==> flow/design.v <==
module master (
	input wire clk,
	input wire rst_n,
	input wire [4:0] paddr,
	input wire [31:0] pwdata,
	input wire pwrite_in,
	input wire pready,
	output reg psel,
	output reg penable,
	output reg pwrite,
	output reg [4:0] paddr_out,
	output reg [31:0] pwdata_out
);
reg [1:0] state, next_state;
localparam IDLE = 2'b00;
localparam SETUP = 2'b01;
localparam ACCESS = 2'b10;
localparam WAIT = 2'b11;
always @(posedge clk or negedge rst_n) begin
	if(!rst_n) begin
		state <= IDLE;
	end else begin
		state <= next_state;
	end
end
always @(*) begin
	case (state)
		IDLE: begin
			next_state <=  SETUP; 
		end
		SETUP: begin
			next_state <= ACCESS;
		end
		ACCESS: begin
			next_state <= (pready) ? IDLE : WAIT;
		end
		WAIT: begin
			next_state <= (pready) ? IDLE : WAIT;
		end
	endcase
end
always @(posedge clk or negedge rst_n) begin
	if(!rst_n) begin
		psel <= 1'b0;
		penable <= 1'b0;
		pwrite <= 1'b0;
		paddr_out = 5'h00;
		pwdata_out = 32'h00000000;
	end else begin
		case (state) 
			IDLE: begin
				psel <= 1'b0;
				penable <= 1'b0;
				pwrite <= 1'b0;
			end
			SETUP: begin
				psel <= 1'b1;
				pwrite <= pwrite_in;
			end
			ACCESS: begin
				penable <= 1'b1;
				if(!pready) begin
					paddr_out <= paddr;
					pwdata_out <= pwdata;
				end 
			end
			WAIT: begin	
				if(!pready) begin
					paddr_out <= paddr;
					pwdata_out <= pwdata;
				end
			end
		endcase
	end
end	
endmodule
module slave (
	input wire clk,
	input wire rst_n,
	input wire psel,
	input wire penable,
	input wire pwrite,
	input wire [4:0] paddr,
	input wire [31:0] pwdata,
	output reg pready,
	output reg [31:0] data
);
reg [1:0] state, next_state;
reg [31:0] memory[31:0];
integer i;
reg [2:0] slave_time;
localparam IDLE = 2'b00;
localparam SETUP = 2'b01;
localparam ACCESS = 2'b10;
always @(posedge clk or negedge rst_n) begin
	if(!rst_n) begin
		state <= IDLE;
	end else begin
		state <= next_state;
	end
end
always @(*) begin
	case (state) 
		IDLE: next_state <= (psel) ? SETUP : IDLE; 
		SETUP: next_state <= (psel && penable) ? ACCESS : SETUP;
		ACCESS: next_state <= IDLE;
		default: next_state <= IDLE;
	endcase
end
always @(posedge clk or negedge rst_n) begin
	if(!rst_n) begin
		pready <= 1'b0;
		data <= 32'h00000000;
		for(i = 0; i < 32; i = i + 1) begin
			memory[i] <= 32'h00000000;
		end
		slave_time <= 3'b000;
	end else begin
		if(state == ACCESS) begin
			if(slave_time == 3'b100) begin
				if(pwrite) begin
					memory[paddr] <= pwdata;
					pready <= 1'b1;
					data <= 32'h00000000;
				end else begin
					data <= memory[paddr];
					pready <= 1'b1;
				end
				slave_time <= 3'b000;
			end else begin
				slave_time <= slave_time + 1'b1;
			end
		end else begin
			pready <= 1'b0;
		end
	end
end
endmodule
module top(
	input wire clk,
	input wire rst_n,
	input wire [4:0] paddr,
	input wire [31:0] pwdata,
	input wire pwrite_in,
	output reg [31:0] data,
	output reg pready
);
wire psel, penable, pwrite, pready_internal;
wire [4:0] paddr_internal;
wire [31:0] pwdata_internal, data_out;
master ic1 (
	.clk(clk),
	.rst_n(rst_n),
	.paddr(paddr),
	.pwdata(pwdata),
	.pwrite_in(pwrite_in),
	.pready(pready_internal),
	.psel(psel),
	.penable(penable),
	.pwrite(pwrite),
	.paddr_out(paddr_internal),
	.pwdata_out(pwdata_internal)
);
slave ic2 (
	.clk(clk),
	.rst_n(rst_n),
	.psel(psel),
	.penable(penable),
	.pwrite(pwrite),
	.paddr(paddr_internal),
	.pwdata(pwdata_internal),
	.pready(pready_internal),
	.data(data_out)
);
always @(*) begin
	pready <= pready_internal;
	data <= data_out;
end
endmodule
* From RTL to reports: top
The steps from the RTL of top to its reports follow in flow order.
Line numbers count from 1 in the design file above.
Cell names lack the library's common part.
The mark - stands for no value.
- Design top :: top
- Clock port :: clk
- Standard-cell library :: sky130hd
- Timing corner :: tt_025C_1v80

* Elaborated design
Yosys after proc, flatten, opt, wreduce and memory -nomap, before mapping. Print and check cells are not counted.
- Register bits after elaboration :: 1104
- Input bits :: 40
- Output and inout bits :: 33
- Word-level cells :: 141
- $add $sub $neg :: 1
- Equal/unequal tests :: 39
- Multiplexer cells :: 17
- Reduce/logical cells :: 42
** Operators by type and width (count)
- case mux 32 bit (select 32 bit) :: 1
- AND reduction 4 bit :: 32
- two-way mux 32 bit :: 3
- == test 5 bit with constant B :: 16
- == test 5 x 4 -> 1 bit with constant B :: 8
- == test 5 x 3 -> 1 bit with constant B :: 4
- == test 5 x 2 -> 1 bit with constant B :: 2
- two-way mux 5 bit :: 2
- == test 2 bit with constant B :: 3
- nonzero test 2 bit :: 3
- case mux 2 bit (select 3 bit) :: 1
- case mux 1 bit (select 2 bit) :: 3
- == test 5 x 1 -> 1 bit with constant B :: 1
- logical NOT 5 bit :: 1
- == test 2 x 1 -> 1 bit with constant B :: 2
- != test 2 bit with constant B :: 2
- logical NOT 2 bit :: 2
- AND reduction 2 bit :: 2
- case mux 2 bit (select 2 bit) :: 1
- two-way mux 2 bit :: 2
- adder 3 x 1 -> 3 bit with constant B :: 1
- == test 3 bit with constant B :: 1
- two-way mux 3 bit :: 1
- two-way mux 1 bit :: 3
- OR reduction 2 bit :: 1
- logical AND 1 bit :: 1

* Depth
Yosys ltp: most cells in a row. Word level: on the elaborated netlist, between registers, memories and ports. Mapped: between sequential cells and ports; inverters and the memories' decode and read muxes count.
- Depth in word-level cells :: 4
- ABC_AREA :: 0
- Gate-level depth with buffers :: 10
- Gate-level depth less buffers :: 8

* Mapped cells and area
Yosys stat after the flow's synthesis: flattened, memories mapped to cells. It holds for the ABC_AREA given above (unset counts as 0); a run with the other value may have another netlist.
The area totals of this step are shown rounded.
** Cell types (count)
- dfrtp_1 :: 1105
- mux2_2 :: 960
- a22oi_1 :: 263
- and3_1 :: 159
- nand2_1 :: 197
- buf_2 :: 146
- mux2_1 :: 60
- clkbuf_1 :: 178
- a2111oi_0 :: 45
- a221oi_1 :: 45
- nand3_1 :: 73
- nand4_1 :: 51
- nor3_2 :: 28
- o21ai_0 :: 47
- nand3b_1 :: 27
- nor4_1 :: 31
- a21oi_1 :: 31
- a22o_1 :: 17
Other cell types: 46; their cells: 234.
- Standard cells after synthesis :: 3697
- Synthesis area :: 49000 um^2
- Flip-flop cells :: 1107
- Buffer cells :: 348
By module: a second synthesis without flattening, with its own total; a netlist apart from the flattened one above.
- Cell total of the unflattened synthesis :: 3566
- Area total of the unflattened synthesis :: 49000 um^2
Rows give one instance, submodules left out.
** Modules
- slave :: instances 1, cells 3473, area 47000 um^2, seq. area 27000 um^2
- master :: instances 1, cells 93, area 1700 um^2, seq. area 1100 um^2
- top :: instances 1, cells 0, area 0.0 um^2, seq. area 0.0 um^2

* Timing after synthesis
Source: OpenSTA report_checks on the synthesized netlist (no wires, ideal clock, input and output delay 20% of the period each), path of least setup slack; recovery checks are left aside. Register names are those of the netlist, which keeps one name where synthesis merged equal registers.
- Path type :: reg2reg
- Start :: register ic2.slave_time[0]
- End :: register ic2.memory[6][10]
- Period :: 5.0 ns
- Time at the first pin :: 0.000 ns
- Arrival :: 2.045 ns
- Data required time :: 4.875 ns
- Slack :: 2.831 ns
- Path delay :: 2.170 ns
- Driving pins on the path :: 8
- Path buffers :: 2
- Period reached after synthesis :: 2.169 ns
"path delay" = arrival - input delay + setup time.
"driving pins on the path": output pins that drive a net of the path, with the launching flip-flop's if there is one; two outputs of one cell count as two.
"period reached after synthesis" is the clock period less the worst setup slack; recovery checks do not enter. This is arithmetic on one report: input and output delays are still those of the set period (20% each).
The rows between start and end are the longest chain of elaborated cells between them; the timing report does not say that the signal goes this way. Where chains are equally long, one stands for them.
A line is the first line of the expression or statement that the cell stems from. Yosys adds cells for indexed reads and writes and turns some case tables into memories.
At most two assigning lines are given for a register; there are more.
- Cell sequence :: dfrtp_1 > inv_1 > ha_1 > nand4_1 > buf_2 > nor3_2 > buf_2 > mux2_2
- Length of the longest elaborated chain :: 2
- Elaborated cells on any way between the ends :: 2
** Ends and longest elaborated chain, post-synthesis
- from (decl) :: RTL line 91 : reg [2:0] slave_time;
- from (assign) :: RTL line 117 : slave_time <= 3'b000;
- from (assign) :: RTL line 131 : slave_time <= slave_time + 1'b1;
- == test 3 bit :: RTL line 120 : if(slave_time == 3'b100) begin
- AND reduction 4 bit
- to (assign) :: RTL line 115 : memory[i] <= 32'h00000000;
- to (assign) :: RTL line 122 : memory[paddr] <= pwdata;
- to (decl) :: RTL line 89 : reg [31:0] memory[31:0];

* Worst path after layout
From the final timing report of run 1: the path of least setup slack in the routed layout; clock arrival at registers is part of the times.
- Path type :: reg2reg
- Start :: register ic1.paddr_out[0]
- End :: register ic2.data[1]
- Period :: 3.16 ns
- Time at the first pin :: 0.69 ns
- Arrival :: 3.61 ns
- Data required time :: 3.74 ns
- Slack :: 0.12 ns
- Driving pins on the path :: 9
- Path buffers :: 2
The rows between start and end are the longest chain of elaborated cells between them; the timing report does not say that the signal goes this way. Where chains are equally long, one stands for them.
At most two assigning lines are given for a register; there are more.
- Cell sequence :: dfrtp_2 > buf_4 > nor3b_2 > buf_4 > and3_1 > a2111oi_0 > nand3_1 > nor4_1 > o21ai_1
- Length of the longest elaborated chain :: 3
- Elaborated cells on any way between the ends :: 34
** Ends and longest elaborated chain, post-layout
- from (decl) :: RTL line 11 : output reg [4:0] paddr_out,
- from (assign) :: RTL line 63 : paddr_out <= paddr;
- from (assign) :: RTL line 69 : paddr_out <= paddr;
- == test 5 bit :: RTL line 126 : data <= memory[paddr];
- case mux 32 bit (select 32 bit) :: RTL line 126
- two-way mux 32 bit :: RTL line 121 : if(pwrite) begin
- to (assign) :: RTL line 124 : data <= 32'h00000000;
- to (assign) :: RTL line 126
- to (decl) :: RTL line 86 : output reg [31:0] data

FLOW RESULTS
============

Flow measurements of top on sky130hd: 4 stored runs with different settings, listed in no order. Input and output delays are each 20% of the period that was set; the output load is 0.01 pF.
By "achieved period" is meant the clock period of the run minus its worst setup slack. This is arithmetic on one report: input and output delays are still those of the set period (20% each).
"worst setup path time" is the time allowed to the run's worst setup path (the clock period less input and output delay, where it has them) less its slack. Clock arrival times count: a late capture clock shortens it, a late launch clock lengthens it.
"total design power": no workload was simulated; the value follows from the tool's default switching activity.
The results are shown rounded.

* Run 1
** Files
==> flow/run.sh <==
#!/bin/bash
# the make line also repeats the synthesis and layout settings of config.mk as NAME=value (left out here)
make -C /OpenROAD-flow-scripts/flow DESIGN_CONFIG=/design/flow/config.mk WORK_HOME=/design/flow/orfs CLKGATE_MAP_FILE= finish
==> flow/config.mk <==
export PLATFORM = sky130hd
export DESIGN_NAME = top
export DESIGN_NICKNAME = top
export VERILOG_FILES = /design/flow/design.v
export SDC_FILE = /design/flow/constraint.sdc
export NUM_CORES = 4
export LEC_CHECK = 0
export ABC_AREA = 0
export CAP_MARGIN = 20
export CORE_ASPECT_RATIO = 1.6
export CORE_MARGIN = 8
export CORE_UTILIZATION = 52
export GPL_ROUTABILITY_DRIVEN = 1
export PLACE_DENSITY = 0.58
export SLEW_MARGIN = 20
==> flow/constraint.sdc <==
create_clock -name core_clock -period 3.16 [get_ports {clk}]
set_input_delay 0.6320 -clock core_clock [delete_from_list [all_inputs] [get_ports {clk}]]
set_output_delay 0.6320 -clock core_clock [all_outputs]
set_load 0.01 [all_outputs]
** Results
- Sum of negative setup slack :: 0.000 ns
- Area inside the die boundary :: 100000 um^2
- Achieved period :: 3.036 ns
- Yosys chip area after synthesis :: 49000 um^2
- Worst setup slack after layout :: 0.12 ns
- Standard-cell area after layout :: 56000 um^2
- Worst setup path time :: 3.04 ns
- Critical path kind :: reg2reg
- Final utilization :: 60 %
- Total design power :: 28 mW

* Run 2
** Files
==> flow/run.sh <==
#!/bin/bash
# the make line also repeats the synthesis and layout settings of config.mk as NAME=value (left out here)
make -C /OpenROAD-flow-scripts/flow DESIGN_CONFIG=/design/flow/config.mk WORK_HOME=/design/flow/orfs CLKGATE_MAP_FILE= finish
==> flow/config.mk <==
export PLATFORM = sky130hd
export DESIGN_NAME = top
export DESIGN_NICKNAME = top
export VERILOG_FILES = /design/flow/design.v
export SDC_FILE = /design/flow/constraint.sdc
export NUM_CORES = 4
export LEC_CHECK = 0
export ABC_AREA = 1
export CAP_MARGIN = 20
export CORE_ASPECT_RATIO = 0.89
export CORE_MARGIN = 5
export CORE_UTILIZATION = 40
export CTS_CLUSTER_DIAMETER = 117
export CTS_CLUSTER_SIZE = 56
export HOLD_SLACK_MARGIN = -0.02
export MAX_ROUTING_LAYER = met4
export MIN_ROUTING_LAYER = met2
export PLACE_DENSITY = 0.6
export SETUP_SLACK_MARGIN = 0.67
export SLEW_MARGIN = 20
==> flow/constraint.sdc <==
create_clock -name core_clock -period 3.82 [get_ports {clk}]
set_input_delay 0.7640 -clock core_clock [delete_from_list [all_inputs] [get_ports {clk}]]
set_output_delay 0.7640 -clock core_clock [all_outputs]
set_load 0.01 [all_outputs]
** Results
- Worst setup path time :: 3.15 ns
- Critical path kind :: reg2reg
- Sum of negative setup slack :: 0.000 ns
- Achieved period :: 3.154 ns
- Total design power :: 18 mW
- Yosys chip area after synthesis :: 49000 um^2
- Area inside the die boundary :: 130000 um^2
- Final utilization :: 44 %
- Worst setup slack after layout :: 0.67 ns
- Standard-cell area after layout :: 53000 um^2

* Run 3
** Files
==> flow/run.sh <==
#!/bin/bash
# the make line also repeats the synthesis and layout settings of config.mk as NAME=value (left out here)
make -C /OpenROAD-flow-scripts/flow DESIGN_CONFIG=/design/flow/config.mk WORK_HOME=/design/flow/orfs CLKGATE_MAP_FILE= finish
==> flow/config.mk <==
export PLATFORM = sky130hd
export DESIGN_NAME = top
export DESIGN_NICKNAME = top
export VERILOG_FILES = /design/flow/design.v
export SDC_FILE = /design/flow/constraint.sdc
export NUM_CORES = 4
export LEC_CHECK = 0
export ABC_AREA = 1
export CAP_MARGIN = 20
export CORE_ASPECT_RATIO = 1.51
export CORE_MARGIN = 7
export CORE_UTILIZATION = 49
export CTS_CLUSTER_SIZE = 31
export GPL_TIMING_DRIVEN = 0
export HOLD_SLACK_MARGIN = 0.28
export MAX_ROUTING_LAYER = met4
export MIN_ROUTING_LAYER = met2
export PLACE_DENSITY_LB_ADDON = 0.24
export SETUP_SLACK_MARGIN = 0.61
export SLEW_MARGIN = 5
export TNS_END_PERCENT = 65
==> flow/constraint.sdc <==
create_clock -name core_clock -period 5.14 [get_ports {clk}]
set_input_delay 1.0280 -clock core_clock [delete_from_list [all_inputs] [get_ports {clk}]]
set_output_delay 1.0280 -clock core_clock [all_outputs]
set_load 0.01 [all_outputs]
** Results
Stopped before the end: routing reported GRT-0116.

* Run 4
** Files
==> flow/run.sh <==
#!/bin/bash
# the make line also repeats the synthesis and layout settings of config.mk as NAME=value (left out here)
make -C /OpenROAD-flow-scripts/flow DESIGN_CONFIG=/design/flow/config.mk WORK_HOME=/design/flow/orfs CLKGATE_MAP_FILE= finish
==> flow/config.mk <==
export PLATFORM = sky130hd
export DESIGN_NAME = top
export DESIGN_NICKNAME = top
export VERILOG_FILES = /design/flow/design.v
export SDC_FILE = /design/flow/constraint.sdc
export NUM_CORES = 4
export LEC_CHECK = 0
export ABC_AREA = 1
export CAP_MARGIN = 5
export CELL_PAD_IN_SITES_DETAIL_PLACEMENT = 1
export CELL_PAD_IN_SITES_GLOBAL_PLACEMENT = 2
export CORE_MARGIN = 3
export CORE_UTILIZATION = 26
export GPL_ROUTABILITY_DRIVEN = 0
export PLACE_DENSITY_LB_ADDON = 0.0
export SLEW_MARGIN = 20
export TNS_END_PERCENT = 65
==> flow/constraint.sdc <==
create_clock -name core_clock -period 4.41 [get_ports {clk}]
set_input_delay 0.8820 -clock core_clock [delete_from_list [all_inputs] [get_ports {clk}]]
set_output_delay 0.8820 -clock core_clock [all_outputs]
set_load 0.01 [all_outputs]
** Results
- Worst setup slack after layout :: 0.73 ns
- Area inside the die boundary :: 190000 um^2
- Yosys chip area after synthesis :: 49000 um^2
- Total design power :: 23 mW
- Sum of negative setup slack :: 0.000 ns
- Standard-cell area after layout :: 58000 um^2
- Worst setup path time :: 3.68 ns
- Critical path kind :: reg2reg
- Achieved period :: 3.680 ns
- Final utilization :: 31 %
